==> flow/design.v <==
module module_alu (
    input [15:0] register_A,
    input [15:0] register_B,
	 input sendButton,
    input [2:0] opcode,
    output reg [15:0] result
);
    reg signed [15:0] operand_A;
    reg signed [15:0] operand_B;
    reg signed [31:0] result_c2;   
    parameter LOAD = 0, ADD = 1, ADDI = 2, SUB = 3, SUBI = 4, MUL = 5, CLEAR = 6, DISPLAY = 7;
    always @(*) begin
        result = 16'd0;
        operand_A = 16'd0;
        operand_B = 16'd0;
        result_c2 = 32'd0;
        if (opcode != LOAD && opcode != CLEAR && opcode != DISPLAY) begin
            operand_A = $signed(register_A);
            operand_B = $signed(register_B);
            case (opcode)
					 3'b001: result_c2 = operand_A + operand_B;   
					 3'b010: result_c2 = operand_A + operand_B;   
					 3'b011: result_c2 = operand_A - operand_B;   
					 3'b100: result_c2 = operand_A - operand_B;   
					 3'b101: result_c2 = operand_A * operand_B;   
					 default: result_c2 = result_c2;
				endcase
            if (result_c2 > 32767) begin
                result = 16'h7FFF;
            end else if (result_c2 < -32768) begin
                result = 16'h8000;
            end else begin
                result = result_c2[15:0];   
            end
        end
    end
endmodule
module memory (
    input wire clk,                 
    input wire reset,               
    input wire [3:0] read_reg1,     
    input wire [3:0] read_reg2,     
    input wire [3:0] write_reg,     
    input wire [15:0] write_data,   
    input wire reg_write_en,        
    output [15:0] read_data1,   
    output [15:0] read_data2    
);
    reg [15:0] registers [0:15];
    integer i;
	 assign read_data1 = registers[read_reg1];
	 assign read_data2 = registers[read_reg2];
    always @(posedge clk) begin
        if (reset) begin
            for (i = 0; i < 16; i = i + 1) begin
                registers[i] <= 16'b0;
            end
        end else if (reg_write_en) begin
            registers[write_reg] <= write_data;
        end
    end
endmodule
module lcd (
    input clk_50MHz,
    input reset_n,            
    input system_on,
    input display_enable,
    input [2:0] opcode_last,
    input [3:0] reg_number,
    input [15:0] reg_value,
    output reg [7:0] LCD_DATA,
    output reg LCD_RS,
    output reg LCD_EN,
    output LCD_RW,
    output wire LCD_ON
);
    assign LCD_RW = 1'b0;  
    assign LCD_ON = 1'b1;  
    localparam DELAY_15MS  = 750_000;     
    localparam DELAY_4_1MS = 205_000;     
    localparam DELAY_100US = 5_000;       
    localparam DELAY_40US  = 2_000;       
    localparam DELAY_2MS   = 100_000;     
    localparam [5:0]
        OFF = 0,
        POWER_ON = 1,
        WAIT_15MS = 2,
        FUNC_SET1 = 3,
        PULSE_EN = 4,
        WAIT_4_1MS = 5,
        FUNC_SET2 = 6,
        WAIT_100US1 = 7,
        FUNC_SET3 = 8,
        WAIT_100US2 = 9,
        FUNC_SET_FINAL = 10,
        WAIT_100US3 = 11,
        DISP_OFF = 12,
        WAIT_100US4 = 13,
        DISP_CLEAR = 14,
        WAIT_2MS = 15,
        ENTRY_MODE = 16,
        WAIT_100US5 = 17,
        DISP_ON = 18,
        IDLE = 20,
        SET_ADDR1 = 21,
        WAIT_ADDR1 = 22,
        WRITE_CHAR1 = 23,
        CHECK_LOOP1 = 24,
        SET_ADDR2 = 25,
        WAIT_ADDR2 = 26,
        WRITE_CHAR2 = 27,
        CHECK_LOOP2 = 28,
        CLEAR_SCREEN = 29;
    reg [5:0] state;
    reg [5:0] next_state_after_pulse;
    reg [19:0] delay_cnt;
    reg [4:0] char_index;
    reg [7:0] line1 [0:15];
    reg [7:0] line2 [0:15];
    reg write_pending;
    reg clear_pending;
    reg init_mode;
    reg lcd_ready;  
    wire signed [15:0] signed_value = reg_value;
    reg [15:0] abs_value;
    reg negative;
    reg [19:0] bcd;
    integer i, j;
    always @(*) begin
        negative = (signed_value < 0);
        if (signed_value == 16'sh8000)
            abs_value = 32768;
        else
            abs_value = negative ? -signed_value : signed_value;
        bcd = 0;
        for (i = 15; i >= 0; i = i - 1) begin
            if (bcd[3:0] >= 5) bcd[3:0] = bcd[3:0] + 3;
            if (bcd[7:4] >= 5) bcd[7:4] = bcd[7:4] + 3;
            if (bcd[11:8] >= 5) bcd[11:8] = bcd[11:8] + 3;
            if (bcd[15:12] >= 5) bcd[15:12] = bcd[15:12] + 3;
            if (bcd[19:16] >= 5) bcd[19:16] = bcd[19:16] + 3;
            bcd = {bcd[18:0], abs_value[i]};
        end
    end
    always @(posedge clk_50MHz) begin
        if (!reset_n) begin
            state <= OFF;
            LCD_EN <= 0;
            LCD_RS <= 0;
            LCD_DATA <= 0;
            write_pending <= 0;
            clear_pending <= 0;
            init_mode <= 0;
            lcd_ready <= 0;
            delay_cnt <= 0;
            char_index <= 0;
            for (j = 0; j < 16; j = j + 1) begin
                line1[j] <= " ";
                line2[j] <= " ";
            end
        end else begin
            if (!system_on) begin
                state <= OFF;
                LCD_EN <= 0;
                LCD_RS <= 0;
                LCD_DATA <= 0;
                lcd_ready <= 0;
                for (j = 0; j < 16; j = j + 1) begin
                    line1[j] <= " ";
                    line2[j] <= " ";
                end
            end else begin
                case (state)
                    OFF: begin
                        LCD_DATA <= 8'h00;
                        LCD_EN <= 0;
                        LCD_RS <= 0;
                        lcd_ready <= 0;
                        state <= POWER_ON;
                    end
                    POWER_ON: begin
                        init_mode <= 1;
                        delay_cnt <= 0;
                        state <= WAIT_15MS;
                    end
                    WAIT_15MS: begin
                        delay_cnt <= delay_cnt + 1;
                        if (delay_cnt >= DELAY_15MS) begin
                            delay_cnt <= 0;
                            state <= FUNC_SET1;
                        end
                    end
                    FUNC_SET1: begin
                        LCD_RS <= 0;
                        LCD_DATA <= 8'h30;
                        next_state_after_pulse <= WAIT_4_1MS;
                        state <= PULSE_EN;
                    end
                    WAIT_4_1MS: begin
                        delay_cnt <= delay_cnt + 1;
                        if (delay_cnt >= DELAY_4_1MS) begin
                            delay_cnt <= 0;
                            state <= FUNC_SET2;
                        end
                    end
                    FUNC_SET2: begin
                        LCD_RS <= 0;
                        LCD_DATA <= 8'h30;
                        next_state_after_pulse <= WAIT_100US1;
                        state <= PULSE_EN;
                    end
                    WAIT_100US1: begin
                        delay_cnt <= delay_cnt + 1;
                        if (delay_cnt >= DELAY_100US) begin
                            delay_cnt <= 0;
                            state <= FUNC_SET3;
                        end
                    end
                    FUNC_SET3: begin
                        LCD_RS <= 0;
                        LCD_DATA <= 8'h30;
                        next_state_after_pulse <= WAIT_100US2;
                        state <= PULSE_EN;
                    end
                    WAIT_100US2: begin
                        delay_cnt <= delay_cnt + 1;
                        if (delay_cnt >= DELAY_100US) begin
                            delay_cnt <= 0;
                            state <= FUNC_SET_FINAL;
                        end
                    end
                    FUNC_SET_FINAL: begin
                        LCD_RS <= 0;
                        LCD_DATA <= 8'h38;  
                        next_state_after_pulse <= WAIT_100US3;
                        state <= PULSE_EN;
                    end
                    WAIT_100US3: begin
                        delay_cnt <= delay_cnt + 1;
                        if (delay_cnt >= DELAY_100US) begin
                            delay_cnt <= 0;
                            state <= DISP_OFF;
                        end
                    end
                    DISP_OFF: begin
                        LCD_RS <= 0;
                        LCD_DATA <= 8'h08;
                        next_state_after_pulse <= WAIT_100US4;
                        state <= PULSE_EN;
                    end
                    WAIT_100US4: begin
                        delay_cnt <= delay_cnt + 1;
                        if (delay_cnt >= DELAY_100US) begin
                            delay_cnt <= 0;
                            state <= DISP_CLEAR;
                        end
                    end
                    DISP_CLEAR: begin
                        LCD_RS <= 0;
                        LCD_DATA <= 8'h01;  
                        next_state_after_pulse <= WAIT_2MS;
                        state <= PULSE_EN;
                    end
                    WAIT_2MS: begin
                        delay_cnt <= delay_cnt + 1;
                        if (delay_cnt >= DELAY_2MS) begin
                            delay_cnt <= 0;
                            if (init_mode)
                                state <= ENTRY_MODE;
                            else begin
                                state <= IDLE;
                                clear_pending <= 0;
                            end
                        end
                    end
                    ENTRY_MODE: begin
                        LCD_RS <= 0;
                        LCD_DATA <= 8'h06;  
                        next_state_after_pulse <= WAIT_100US5;
                        state <= PULSE_EN;
                    end
                    WAIT_100US5: begin
                        delay_cnt <= delay_cnt + 1;
                        if (delay_cnt >= DELAY_100US) begin
                            delay_cnt <= 0;
                            state <= DISP_ON;
                        end
                    end
                    DISP_ON: begin
                        LCD_RS <= 0;
                        LCD_DATA <= 8'h0C;  
                        next_state_after_pulse <= IDLE;
                        state <= PULSE_EN;
                    end
                    IDLE: begin
                        init_mode <= 0;
                        lcd_ready <= 1;   
                        LCD_EN <= 0;
                        if (display_enable && lcd_ready) begin
                            for (j = 0; j < 16; j = j + 1) begin
                                line1[j] <= " ";
                                line2[j] <= " ";
                            end
                            case (opcode_last)
                                3'b000: begin 
                                    line1[0] <= "L"; line1[1] <= "O"; line1[2] <= "A"; line1[3] <= "D"; 
                                end
                                3'b001: begin 
                                    line1[0] <= "A"; line1[1] <= "D"; line1[2] <= "D"; 
                                end
                                3'b010: begin 
                                    line1[0] <= "A"; line1[1] <= "D"; line1[2] <= "D"; line1[3] <= "I"; 
                                end
                                3'b011: begin 
                                    line1[0] <= "S"; line1[1] <= "U"; line1[2] <= "B"; 
                                end
                                3'b100: begin 
                                    line1[0] <= "S"; line1[1] <= "U"; line1[2] <= "B"; line1[3] <= "I"; 
                                end
                                3'b101: begin 
                                    line1[0] <= "M"; line1[1] <= "U"; line1[2] <= "L"; 
                                end
                                3'b110: begin
                                    line1[0] <= "C"; line1[1] <= "L"; line1[2] <= "E";
                                    line1[3] <= "A"; line1[4] <= "R";
                                end
                                3'b111: begin 
                                    line1[0] <= "D"; line1[1] <= "P"; line1[2] <= "L"; 
                                end
                                default: begin 
                                end
                            endcase
                            if (opcode_last == 3'b110) begin
                                clear_pending <= 0;
                            end else begin
                                line2[0] <= "[";
										  line2[1] <= 8'h30 + reg_number[3];
                                line2[2] <= 8'h30 + reg_number[2];
                                line2[3] <= 8'h30 + reg_number[1];
                                line2[4] <= 8'h30 + reg_number[0];
                                line2[5] <= "]";
                                line2[10] <= negative ? "-" : "+";
                                line2[11] <= (bcd[19:16] == 0) ? " " : 8'h30 + bcd[19:16];
                                line2[12] <= (bcd[15:12] == 0 && bcd[19:16] == 0) ? " " : 8'h30 + bcd[15:12];
                                line2[13] <= 8'h30 + bcd[11:8];
                                line2[14] <= 8'h30 + bcd[7:4];
                                line2[15] <= 8'h30 + bcd[3:0];
                                clear_pending <= 0;
                            end
                            write_pending <= 1;
                            lcd_ready <= 0;   
                            state <= IDLE;    
                        end else if (write_pending) begin
                            if (clear_pending) begin
                                state <= CLEAR_SCREEN;
                                write_pending <= 0;
                            end else begin
                                char_index <= 0;
                                state <= SET_ADDR1;
                            end
                        end
                    end
                    SET_ADDR1: begin
                        LCD_RS <= 0;
                        LCD_DATA <= 8'h80;   
                        next_state_after_pulse <= WAIT_ADDR1;
                        state <= PULSE_EN;
                    end
                    WAIT_ADDR1: begin
                        delay_cnt <= delay_cnt + 1;
                        if (delay_cnt >= DELAY_40US) begin
                            delay_cnt <= 0;
                            state <= WRITE_CHAR1;
                        end
                    end
                    WRITE_CHAR1: begin
                        LCD_RS <= 1;
                        LCD_DATA <= line1[char_index];
                        next_state_after_pulse <= CHECK_LOOP1;
                        state <= PULSE_EN;
                    end
                    CHECK_LOOP1: begin
                        delay_cnt <= delay_cnt + 1;
                        if (delay_cnt >= DELAY_40US) begin
                            delay_cnt <= 0;
                            if (char_index == 15) begin
                                char_index <= 0;
                                state <= SET_ADDR2;
                            end else begin
                                char_index <= char_index + 1;
                                state <= WRITE_CHAR1;
                            end
                        end
                    end
                    SET_ADDR2: begin
                        LCD_RS <= 0;
                        LCD_DATA <= 8'hC0;  
                        next_state_after_pulse <= WAIT_ADDR2;
                        state <= PULSE_EN;
                    end
                    WAIT_ADDR2: begin
                        delay_cnt <= delay_cnt + 1;
                        if (delay_cnt >= DELAY_40US) begin
                            delay_cnt <= 0;
                            state <= WRITE_CHAR2;
                        end
                    end
                    WRITE_CHAR2: begin
                        LCD_RS <= 1;
                        LCD_DATA <= line2[char_index];
                        next_state_after_pulse <= CHECK_LOOP2;
                        state <= PULSE_EN;
                    end
                    CHECK_LOOP2: begin
                        delay_cnt <= delay_cnt + 1;
                        if (delay_cnt >= DELAY_40US) begin
                            delay_cnt <= 0;
                            if (char_index == 15) begin
                                char_index <= 0;
                                write_pending <= 0;
                                state <= IDLE;
                            end else begin
                                char_index <= char_index + 1;
                                state <= WRITE_CHAR2;
                            end
                        end
                    end
                    CLEAR_SCREEN: begin
                        LCD_RS <= 0;
                        LCD_DATA <= 8'h01;
                        next_state_after_pulse <= WAIT_2MS;
                        state <= PULSE_EN;
                    end
                    PULSE_EN: begin
                        if (delay_cnt == 0) begin
                            LCD_EN <= 1;
                        end
                        delay_cnt <= delay_cnt + 1;
                        if (delay_cnt >= DELAY_40US) begin
                            LCD_EN <= 0;
                            delay_cnt <= 0;
                            state <= next_state_after_pulse;
                        end
                    end
                    default: begin
                        state <= OFF;
                    end
                endcase
            end
        end
    end
endmodule
module module_mini_cpu(
    input clk,               
    input rst,               
    input power,             
    input send,              
    input [17:0] switches,   
    output wire [7:0] data,  
    output wire rs,          
    output wire rw,          
    output wire en,          
    output wire lcd_on,      
    output wire lcd_blon     
);
    localparam OFF        = 3'd0;
    localparam IDLE       = 3'd1;
    localparam FETCH      = 3'd2;
    localparam DECODE     = 3'd3;
    localparam EXECUTE    = 3'd4;
    localparam UPDATE_LCD = 3'd5;
    reg [2:0] state;
    reg system_on;
    reg prev_power;
    reg prev_send;
    reg [2:0] opcode;
    reg [3:0] dest_reg;
    reg [3:0] src1_reg;
    reg [3:0] src2_reg;
    reg [15:0] immediate;
    reg use_immediate;
    reg is_load;
    wire [15:0] mem_read_data1;
    wire [15:0] mem_read_data2;
    reg [3:0] mem_read_addr1;
    reg [3:0] mem_read_addr2;
    reg [3:0] mem_write_addr;
    reg [15:0] mem_write_data;
    reg mem_write_en;
    reg mem_reset;
    wire [15:0] alu_result;
    wire [15:0] alu_in_A;
    wire [15:0] alu_in_B;
    assign alu_in_A = mem_read_data1;
    assign alu_in_B = (use_immediate) ? immediate : mem_read_data2;
    reg lcd_update_en;
    wire [15:0] lcd_reg_value;
    memory mem_inst (
        .clk(clk),
        .reset(mem_reset),
        .read_reg1(mem_read_addr1),
        .read_reg2(mem_read_addr2),
        .write_reg(mem_write_addr),
        .write_data(mem_write_data),
        .reg_write_en(mem_write_en),
        .read_data1(mem_read_data1),
        .read_data2(mem_read_data2)
    );
    module_alu alu_inst (
        .register_A(alu_in_A),
        .register_B(alu_in_B),
		  .sendButton(send),
        .opcode(opcode),
        .result(alu_result)
    );
    lcd lcd_inst (
        .clk_50MHz(clk),
        .reset_n(system_on & ~rst),     
        .system_on(system_on),
        .display_enable(lcd_update_en),
        .opcode_last(opcode),
        .reg_number(src1_reg),  
        .reg_value(lcd_reg_value),
        .LCD_DATA(data),
        .LCD_RS(rs),
        .LCD_EN(en),
        .LCD_RW(rw),
        .LCD_ON(lcd_on) 
    );
    assign lcd_reg_value = (opcode == 3'b111) ? mem_read_data1 : mem_write_data;
    assign lcd_blon = 1'b0;
    always @(posedge clk) begin
      if (rst) begin
        state <= OFF;
        system_on <= 0;
        prev_power <= 1;
        prev_send <= 1;
        mem_read_addr1 <= 0;
        mem_read_addr2 <= 0;
        mem_write_addr <= 0;
        mem_write_data <= 0;
        mem_write_en <= 0;
        mem_reset <= 0;
        lcd_update_en <= 0;
      end else begin
        prev_power <= power;
        prev_send <= send;
        if (power && !prev_power) begin
            system_on <= ~system_on;
            if (system_on) begin
                state <= OFF;
                mem_reset <= 1;
            end else begin      
                state <= IDLE;
                mem_reset <= 1;  
            end
        end
        if (system_on) begin
            if (mem_reset) begin
                mem_reset <= 0;
            end
            case (state)
                OFF: begin
                    mem_write_en <= 0;
                    lcd_update_en <= 0;
                end
                IDLE: begin
                    mem_write_en <= 0;
                    lcd_update_en <= 0;
                    if (send && !prev_send) begin
                        state <= FETCH;
                    end
                end
                FETCH: begin
                    state <= DECODE;
                end
                DECODE: begin
                    if (switches[17:15] == 3'b010 || switches[17:15] == 3'b100 || switches[17:15] == 3'b101) begin 
                        opcode <= switches[17:15];
                        dest_reg <= switches[14:11];
                        src1_reg <= switches[10:7];
                        immediate <= switches[6] ? -{10'd0, switches[5:0]} : {10'd0, switches[5:0]};
                        use_immediate <= 1;
                        is_load <= 0;
                        mem_read_addr1 <= switches[10:7];
                        mem_read_addr2 <= 4'b0;  
                    end
                    else if (switches[17:15] == 3'b001 || switches[17:15] == 3'b011) begin 
                        opcode <= switches[17:15];
                        dest_reg <= switches[14:11];
                        src1_reg <= switches[10:7];
                        src2_reg <= switches[6:3];
                        use_immediate <= 0;
                        is_load <= 0;
                        mem_read_addr1 <= switches[10:7];
                        mem_read_addr2 <= switches[6:3];
                    end
                    else if (switches[17:15] == 3'b000) begin 
                        opcode <= 3'b000;
                        dest_reg <= switches[14:11];
                        immediate <= switches[10] ? -{10'd0, switches[9:4]} : {10'd0, switches[9:4]};
                        use_immediate <= 1;
                        is_load <= 1;
                    end
                    else begin 
                        if (switches[17:15] == 3'b111) begin  
                            opcode <= 3'b111;
                            src1_reg <= switches[14:11];  
                            mem_read_addr1 <= switches[14:11];  
                            use_immediate <= 0;
                            is_load <= 0;
                        end else begin  
                            opcode <= 3'b110;
                            mem_reset <= 1;
                            use_immediate <= 0;
                            is_load <= 0;
                        end
                    end
                    state <= EXECUTE;
                end
                EXECUTE: begin
                    if (opcode == 3'b110) begin
                        mem_reset <= 0;
                    end
                    if (opcode != 3'b111 && opcode != 3'b110) begin
                        mem_write_en <= 1;
                        mem_write_addr <= dest_reg;
                        if (is_load) mem_write_data <= immediate;
                        else mem_write_data <= alu_result;
                    end
                    state <= UPDATE_LCD;
                end
                UPDATE_LCD: begin
                    mem_write_en <= 0;
                    if (opcode != 3'b111) src1_reg <= dest_reg;
                    lcd_update_en <= 1;
                    state <= IDLE;
                end
                default: state <= IDLE;
            endcase
        end
      end
    end
endmodule
; ---- Reports on module_mini_cpu
; Module module_mini_cpu before and after one edit of its RTL, step after step.
; "before" refers to lines of the RTL above, "after" to lines of the edited file.
; "delta" is "after" less "before", of the values as shown; "change_rel_pct" is that difference over "before", in percent.
; Operators: Yosys type, input widths -> output width; for muxes data width and select width s.
; Not given: --
[design]
top = module_mini_cpu
clock_port = clk
library = sky130hd
lib_corner = tt_025C_1v80

; ---- Edit of the RTL
; Unified diff, file above to edited file.
; A script made this edit. It was not meant as an optimisation and need not keep what the design does.
; begin of diff
@@ -535,5 +535,4 @@
         system_on <= 0;
         prev_power <= 1;
-        prev_send <= 1;
         mem_read_addr1 <= 0;
         mem_read_addr2 <= 0;
@@ -545,5 +544,4 @@
       end else begin
         prev_power <= power;
-        prev_send <= send;
         if (power && !prev_power) begin
             system_on <= ~system_on;
@@ -642,3 +640,4 @@
       end
     end
+    always @(*) prev_send = send;
 endmodule
; end of diff

; ---- Word level
; Counts by Yosys on the flattened word-level netlist (proc, flatten, opt, wreduce). Print and check cells are left out.
; Memory sizes are those after Yosys's memory passes, which may raise the word count (mostly to a power of two), join words into wider ones and drop unused or constant bits.
[classes]
columns = item, before, after, delta, change_rel_pct
row1 = addsub, 81, 81, 0, 0.00
row2 = multipliers, 1, 1, 0, 0.00
row3 = n_div, 0, 0, 0, --
row4 = cmp, 73, 73, 0, 0.00
row5 = equal, 93, 93, 0, 0.00
row6 = shifts, 0, 0, 0, --
row7 = mux, 198, 197, -1, -0.51
row8 = logic, 3, 3, 0, 0.00
row9 = reduce_logical, 75, 73, -2, -2.67
[ops]
columns = operator, before, after, delta, change_rel_pct
row1 = $mux 3, 19, 18, -1, -5.26
row2 = $logic_and 1x1->1, 7, 6, -1, -14.29
row3 = $logic_not 1->1, 2, 1, -1, -50.00
row4 = $pmux 3 s5, 1, 0, -1, -100.00
row5 = $pmux 3 s4, 0, 1, 1, --
; Unchanged operator kinds not shown: 87.
[bits]
columns = item, before, after, delta, change_rel_pct
row1 = ff_bits, 253, 252, -1, -0.40
row2 = latchBits, 0, 0, 0, --
row3 = ram_bits, 256, 256, 0, 0.00
row4 = mem_bits_ro, 0, 0, 0, --
row5 = memories, 1, 1, 0, 0.00
row6 = in_bits, 22, 22, 0, 0.00
row7 = out_inout_bits, 13, 13, 0, 0.00
row8 = word_cells, 570, 566, -4, -0.70

; ---- Longest topological paths
; Depth = most cells in a row (Yosys ltp): at word level without a register or memory, in the mapped netlist without a sequential cell, where the memories' decode and read muxes count.
[logic_depth]
columns = item, before, after, delta, change_rel_pct
row1 = ltp_word, 39, 39, 0, 0.00
row2 = abc_area, 0, 0, --, --
row3 = ltp_mapped, 86, 84, -2, -2.33
row4 = depth_no_buf, 82, 75, -7, -8.54

; ---- Netlist
; The flow's flattened synthesis, as Yosys stat reports it; memories are mapped. The netlist is that of the ABC_AREA named above (0 if unset); the other value can give another one.
[types]
columns = type, before, after, delta, change_rel_pct
row1 = sky130_fd_sc_hd__nor3_1, 49, 92, 43, 87.76
row2 = sky130_fd_sc_hd__nand2_1, 390, 361, -29, -7.44
row3 = sky130_fd_sc_hd__and2_1, 290, 270, -20, -6.90
row4 = sky130_fd_sc_hd__nor2b_1, 26, 42, 16, 61.54
row5 = sky130_fd_sc_hd__mux2_2, 53, 40, -13, -24.53
row6 = sky130_fd_sc_hd__a311oi_1, 9, 21, 12, 133.33
row7 = sky130_fd_sc_hd__buf_6, 0, 12, 12, --
row8 = sky130_fd_sc_hd__a22oi_1, 21, 32, 11, 52.38
row9 = sky130_fd_sc_hd__nor2_1, 387, 377, -10, -2.58
row10 = sky130_fd_sc_hd__xnor2_1, 58, 48, -10, -17.24
row11 = sky130_fd_sc_hd__a221oi_1, 26, 17, -9, -34.62
row12 = sky130_fd_sc_hd__nand3_1, 80, 73, -7, -8.75
row13 = sky130_fd_sc_hd__nand2b_1, 43, 36, -7, -16.28
row14 = sky130_fd_sc_hd__a31oi_1, 37, 30, -7, -18.92
row15 = sky130_fd_sc_hd__o21a_1, 19, 26, 7, 36.84
row16 = sky130_fd_sc_hd__o31ai_1, 15, 8, -7, -46.67
row17 = sky130_fd_sc_hd__nor3b_1, 13, 6, -7, -53.85
row18 = sky130_fd_sc_hd__xor2_1, 21, 27, 6, 28.57
; Unchanged cell types not shown: 20.
; Not every row of either side is listed.
[mapped]
columns = item, before, after, delta, change_rel_pct
row1 = mapped_cells, 4093, 4100, 7, 0.17
row2 = mapped_area_mm2, 0.0388247, 0.0391901, 0.0003654, 0.94
row3 = seq_area_mm2, 0.011441, 0.0114009, -0.0000401, -0.35
row4 = flip_flops, 429, 427, -2, -0.47
row5 = buf_cells, 224, 236, 12, 5.36
; The figures by module come from a second, unflattened synthesis with its own total; it is not the netlist above.
[hier_totals]
columns = item, before, after, delta, change_rel_pct
row1 = hier_cells, 4225, 4185, -40, -0.95
row2 = area_unflattened_mm2, 0.0402649, 0.0399934, -0.0002715, -0.67
; Each row is one instance without its submodules.
[by_module_before]
columns = module, instances, cells, area_mm2, mod_seq_area_mm2
row1 = memory, 1, 859, 0.0134141, 0.0076874
row2 = module_alu, 1, 1501, 0.0124394, 0
row3 = lcd, 1, 1525, 0.0110043, 0.002072
row4 = module_mini_cpu, 1, 340, 0.003407, 0.0015215
[by_module_after]
columns = module, instances, cells, area_mm2, mod_seq_area_mm2
row1 = memory, 1, 859, 0.0134141, 0.0076874
row2 = module_alu, 1, 1473, 0.0123431, 0
row3 = lcd, 1, 1525, 0.0110043, 0.002072
row4 = module_mini_cpu, 1, 328, 0.0032318, 0.0014814

; ---- Worst setup path after synthesis
; OpenSTA on the mapped netlist: ideal clock, no wires. The path of least setup slack (recovery checks aside). Input and output delay are each 20% of the period. Register names are those of the netlist, which keeps one name where synthesis merged equal registers.
[synth_timing]
columns = item, before, after, delta, change_rel_pct
row1 = path_kind, reg2reg, reg2reg, --, --
row2 = from, register (no name shown), register (no name shown), --, --
row3 = to, register lcd_inst.line2[15][2], register lcd_inst.line2[15][2], --, --
row4 = clock_period_ns, 20.0, 20.0, 0.0, 0.00
row5 = setup_ns, 0.117, 0.117, 0.000, --
row6 = launch_ns, 0.000, 0.000, 0.000, --
row7 = arrival_ns, 14.908, 14.077, -0.831, -5.57
row8 = required_time_ns, 19.883, 19.883, 0.000, 0.00
row9 = setup_slack_ns, 4.975, 5.806, 0.831, --
row10 = path_delay_ns, 15.025, 14.194, -0.831, -5.53
row11 = path_stages, 83, 82, -1, -1.20
row12 = n_path_buf, 4, 9, 5, 125.00
row13 = period_less_setup_slack_ns, 15.025, 14.194, -0.831, -5.53
; "path_delay_ns" is the arrival time less input delay plus setup time.
; "path_stages" counts driving pins, that of a launching flip-flop among them; a cell with two outputs on the path counts twice.
; "period_less_setup_slack_ns" is the clock period less the worst setup slack; recovery checks do not enter. This is arithmetic on one report: input and output delays are still those of the set period (20% each).
; A register here has more assigning lines than the two given.
[synth_via_before]
cell_sequence = sky130_fd_sc_hd__dfxtp_1 > sky130_fd_sc_hd__buf_2 > sky130_fd_sc_hd__buf_2 > sky130_fd_sc_hd__buf_1 > sky130_fd_sc_hd__mux4_2 > sky130_fd_sc_hd__mux2_2 > sky130_fd_sc_hd__o21ai_1 > sky130_fd_sc_hd__nor2_1 > sky130_fd_sc_hd__a21oi_1 > sky130_fd_sc_hd__ha_1 > sky130_fd_sc_hd__inv_1 > sky130_fd_sc_hd__a311oi_1 > sky130_fd_sc_hd__nor4b_2 > sky130_fd_sc_hd__a22oi_1 > sky130_fd_sc_hd__a211oi_4 > sky130_fd_sc_hd__ha_1 > sky130_fd_sc_hd__inv_1 > sky130_fd_sc_hd__ha_1 > [47 not listed] > sky130_fd_sc_hd__nor3_1 > sky130_fd_sc_hd__a211o_1 > sky130_fd_sc_hd__a2bb2oi_1 > sky130_fd_sc_hd__clkbuf_1 > sky130_fd_sc_hd__nand2b_1 > sky130_fd_sc_hd__a21oi_1 > sky130_fd_sc_hd__xnor2_1 > sky130_fd_sc_hd__ha_1 > sky130_fd_sc_hd__nand2b_1 > sky130_fd_sc_hd__nand2_1 > sky130_fd_sc_hd__a21oi_1 > sky130_fd_sc_hd__nor3_1 > sky130_fd_sc_hd__xnor2_1 > sky130_fd_sc_hd__ha_1 > sky130_fd_sc_hd__nand2b_1 > sky130_fd_sc_hd__a21boi_0 > sky130_fd_sc_hd__mux2i_1 > sky130_fd_sc_hd__a22o_1
[synth_rtl_before]
columns = item, line_no
row1 = end: assignment, 159  ; line2[j] <= " ";
row2 = end: assignment, 170  ; line2[j] <= " ";
row3 = end: declaration, 119  ; reg [7:0] line2 [0:15];
; before: No chain of elaborated cells between the ends is given.
[synth_via_after]
cell_sequence = sky130_fd_sc_hd__dfxtp_1 > sky130_fd_sc_hd__buf_4 > sky130_fd_sc_hd__buf_6 > sky130_fd_sc_hd__buf_6 > sky130_fd_sc_hd__buf_6 > sky130_fd_sc_hd__buf_6 > sky130_fd_sc_hd__mux4_2 > sky130_fd_sc_hd__mux2i_1 > sky130_fd_sc_hd__mux2_2 > sky130_fd_sc_hd__nor2_1 > sky130_fd_sc_hd__a21oi_1 > sky130_fd_sc_hd__ha_1 > sky130_fd_sc_hd__o211ai_1 > sky130_fd_sc_hd__nor4bb_1 > sky130_fd_sc_hd__buf_2 > sky130_fd_sc_hd__a31oi_1 > sky130_fd_sc_hd__xnor2_2 > sky130_fd_sc_hd__inv_2 > [46 not listed] > sky130_fd_sc_hd__nor2_1 > sky130_fd_sc_hd__o32a_1 > sky130_fd_sc_hd__clkbuf_1 > sky130_fd_sc_hd__nand2_1 > sky130_fd_sc_hd__nand2b_1 > sky130_fd_sc_hd__o21ai_0 > sky130_fd_sc_hd__ha_1 > sky130_fd_sc_hd__nand2b_1 > sky130_fd_sc_hd__nand2_1 > sky130_fd_sc_hd__nand2_1 > sky130_fd_sc_hd__a221oi_1 > sky130_fd_sc_hd__xnor2_1 > sky130_fd_sc_hd__ha_1 > sky130_fd_sc_hd__inv_1 > sky130_fd_sc_hd__nor2_1 > sky130_fd_sc_hd__o21bai_1 > sky130_fd_sc_hd__mux2i_1 > sky130_fd_sc_hd__a22o_1
[synth_rtl_after]
columns = item, line_no
row1 = end: assignment, 159  ; line2[j] <= " ";
row2 = end: assignment, 170  ; line2[j] <= " ";
row3 = end: declaration, 119  ; reg [7:0] line2 [0:15];
; after: No chain of elaborated cells between the ends is given.

; ---- Worst path after layout
; From the final timing report of each run of pair A: the path of least setup slack in the routed layout; clock arrival at registers is part of the times.
[layout_timing]
columns = item, before, after, delta, change_rel_pct
row1 = path_kind, reg2reg, reg2reg, --, --
row2 = from, register (no name shown), register (no name shown), --, --
row3 = to, register lcd_inst.line2[15][2], register lcd_inst.line2[15][2], --, --
row4 = clock_period_ns, 20.0, 20.0, 0.0, 0.00
row5 = setup_ns, 0.05, 0.05, 0.00, --
row6 = launch_ns, 0.62, 0.56, -0.06, -9.68
row7 = arrival_ns, 18.21, 17.67, -0.54, -2.97
row8 = required_time_ns, 20.55, 20.55, 0.00, 0.00
row9 = setup_slack_ns, 2.34, 2.89, 0.55, --
row10 = path_stages, 83, 71, -12, -14.46
row11 = n_path_buf, 2, 2, 0, 0.00
; A register here has more assigning lines than the two given.
[layout_via_before]
cell_sequence = sky130_fd_sc_hd__dfxtp_2 > sky130_fd_sc_hd__buf_4 > sky130_fd_sc_hd__mux4_2 > sky130_fd_sc_hd__mux2i_1 > sky130_fd_sc_hd__nand2_1 > sky130_fd_sc_hd__o21ai_1 > sky130_fd_sc_hd__buf_4 > sky130_fd_sc_hd__nor2_1 > sky130_fd_sc_hd__a21oi_1 > sky130_fd_sc_hd__ha_1 > sky130_fd_sc_hd__inv_1 > sky130_fd_sc_hd__a311oi_1 > sky130_fd_sc_hd__nor4b_2 > sky130_fd_sc_hd__a31oi_1 > sky130_fd_sc_hd__xnor2_1 > sky130_fd_sc_hd__inv_1 > sky130_fd_sc_hd__ha_1 > sky130_fd_sc_hd__inv_1 > [47 not listed] > sky130_fd_sc_hd__ha_1 > sky130_fd_sc_hd__nor3_1 > sky130_fd_sc_hd__a211o_1 > sky130_fd_sc_hd__a2bb2oi_1 > sky130_fd_sc_hd__nand2b_1 > sky130_fd_sc_hd__a21oi_1 > sky130_fd_sc_hd__xnor2_1 > sky130_fd_sc_hd__ha_1 > sky130_fd_sc_hd__nand2b_1 > sky130_fd_sc_hd__nand2_1 > sky130_fd_sc_hd__a21oi_1 > sky130_fd_sc_hd__nor3_1 > sky130_fd_sc_hd__xnor2_1 > sky130_fd_sc_hd__ha_1 > sky130_fd_sc_hd__nand2b_1 > sky130_fd_sc_hd__a21boi_0 > sky130_fd_sc_hd__mux2i_1 > sky130_fd_sc_hd__a22o_1
[layout_rtl_before]
columns = item, line_no
row1 = end: assignment, 159  ; line2[j] <= " ";
row2 = end: assignment, 170  ; line2[j] <= " ";
row3 = end: declaration, 119  ; reg [7:0] line2 [0:15];
; before: No chain of elaborated cells between the ends is given.
[layout_via_after]
cell_sequence = sky130_fd_sc_hd__dfxtp_4 > sky130_fd_sc_hd__buf_4 > sky130_fd_sc_hd__mux4_2 > sky130_fd_sc_hd__mux2i_1 > sky130_fd_sc_hd__a22oi_1 > sky130_fd_sc_hd__o21ai_0 > sky130_fd_sc_hd__ha_1 > sky130_fd_sc_hd__o211ai_1 > sky130_fd_sc_hd__nor4bb_1 > sky130_fd_sc_hd__buf_4 > sky130_fd_sc_hd__a31oi_1 > sky130_fd_sc_hd__xnor2_2 > sky130_fd_sc_hd__inv_2 > sky130_fd_sc_hd__ha_1 > sky130_fd_sc_hd__and4_1 > sky130_fd_sc_hd__a41oi_2 > sky130_fd_sc_hd__or3_1 > sky130_fd_sc_hd__nand2_1 > [35 not listed] > sky130_fd_sc_hd__a2bb2oi_1 > sky130_fd_sc_hd__o21ai_0 > sky130_fd_sc_hd__a21boi_0 > sky130_fd_sc_hd__nand2_1 > sky130_fd_sc_hd__nand2b_1 > sky130_fd_sc_hd__o21ai_0 > sky130_fd_sc_hd__ha_1 > sky130_fd_sc_hd__nand2b_1 > sky130_fd_sc_hd__nand2_1 > sky130_fd_sc_hd__nand2_1 > sky130_fd_sc_hd__a221oi_1 > sky130_fd_sc_hd__xnor2_1 > sky130_fd_sc_hd__ha_1 > sky130_fd_sc_hd__inv_1 > sky130_fd_sc_hd__nor2_1 > sky130_fd_sc_hd__o21bai_1 > sky130_fd_sc_hd__mux2i_1 > sky130_fd_sc_hd__a22o_1
[layout_rtl_after]
columns = item, line_no
row1 = end: assignment, 159  ; line2[j] <= " ";
row2 = end: assignment, 170  ; line2[j] <= " ";
row3 = end: declaration, 119  ; reg [7:0] line2 [0:15];
; after: No chain of elaborated cells between the ends is given.

; ---- Flow runs
; Both versions went through the flow (Yosys, OpenROAD) with the same settings in each pair. Constraints: input delay and output delay 20% of the set period each, output load 0.01 pF.
[flow_settings_pair_A]
CORE_UTILIZATION = 40
PLACE_DENSITY = 0.6
period_ns = 20.0
CAP_MARGIN = 20
CORE_MARGIN = 2
SLEW_MARGIN = 20
[results_pair_A]
columns = item, before, after, delta, change_rel_pct
row1 = yosys_chip_area_mm2, 0.0388247, 0.0391901, 0.0003654, 0.94
row2 = die_area_mm2, 0.0995686, 0.100495, 0.0009264, 0.93
row3 = post_route_util_pct, 43.5, 43.6, 0.1, --
row4 = setup_ws_ns, 2.341, 2.885, 0.544, --
row5 = tns_ns, 0.000, 0.000, 0.000, --
row6 = final_power_uw, 3116, 3642, 526, 16.88
row7 = clock_period_reached_ns, 17.659, 17.115, -0.544, -3.08
[flow_settings_pair_B]
CELL_PAD_IN_SITES_GLOBAL_PLACEMENT = 2
CORE_ASPECT_RATIO = 0.62
CORE_UTILIZATION = 26
GPL_ROUTABILITY_DRIVEN = 1
PLACE_DENSITY_LB_ADDON = 0.25
SETUP_SLACK_MARGIN = 1.4
TNS_END_PERCENT = 25
period_ns = 10.0
CAP_MARGIN = 20
CORE_MARGIN = 2
SLEW_MARGIN = 20
[results_pair_B]
columns = item, before, after, delta, change_rel_pct
row1 = yosys_chip_area_mm2, 0.0388247, 0.0391901, 0.0003654, 0.94
row2 = die_area_mm2, 0.15252, 0.153941, 0.001421, 0.93
row3 = post_route_util_pct, 34.0, 33.9, -0.1, --
row4 = setup_ws_ns, -3.552, -2.656, 0.896, --
row5 = tns_ns, -70.624, -65.434, 5.190, --
row6 = final_power_uw, 7740, 8802, 1062, 13.72
row7 = clock_period_reached_ns, 13.552, 12.656, -0.896, -6.61
; By "clock_period_reached_ns" is meant the clock period of the run minus its worst setup slack. This is arithmetic on one report: input and output delays are still those of the set period (20% each).
; "final_power_uw" is the tool's figure for a default switching activity; nothing was simulated.
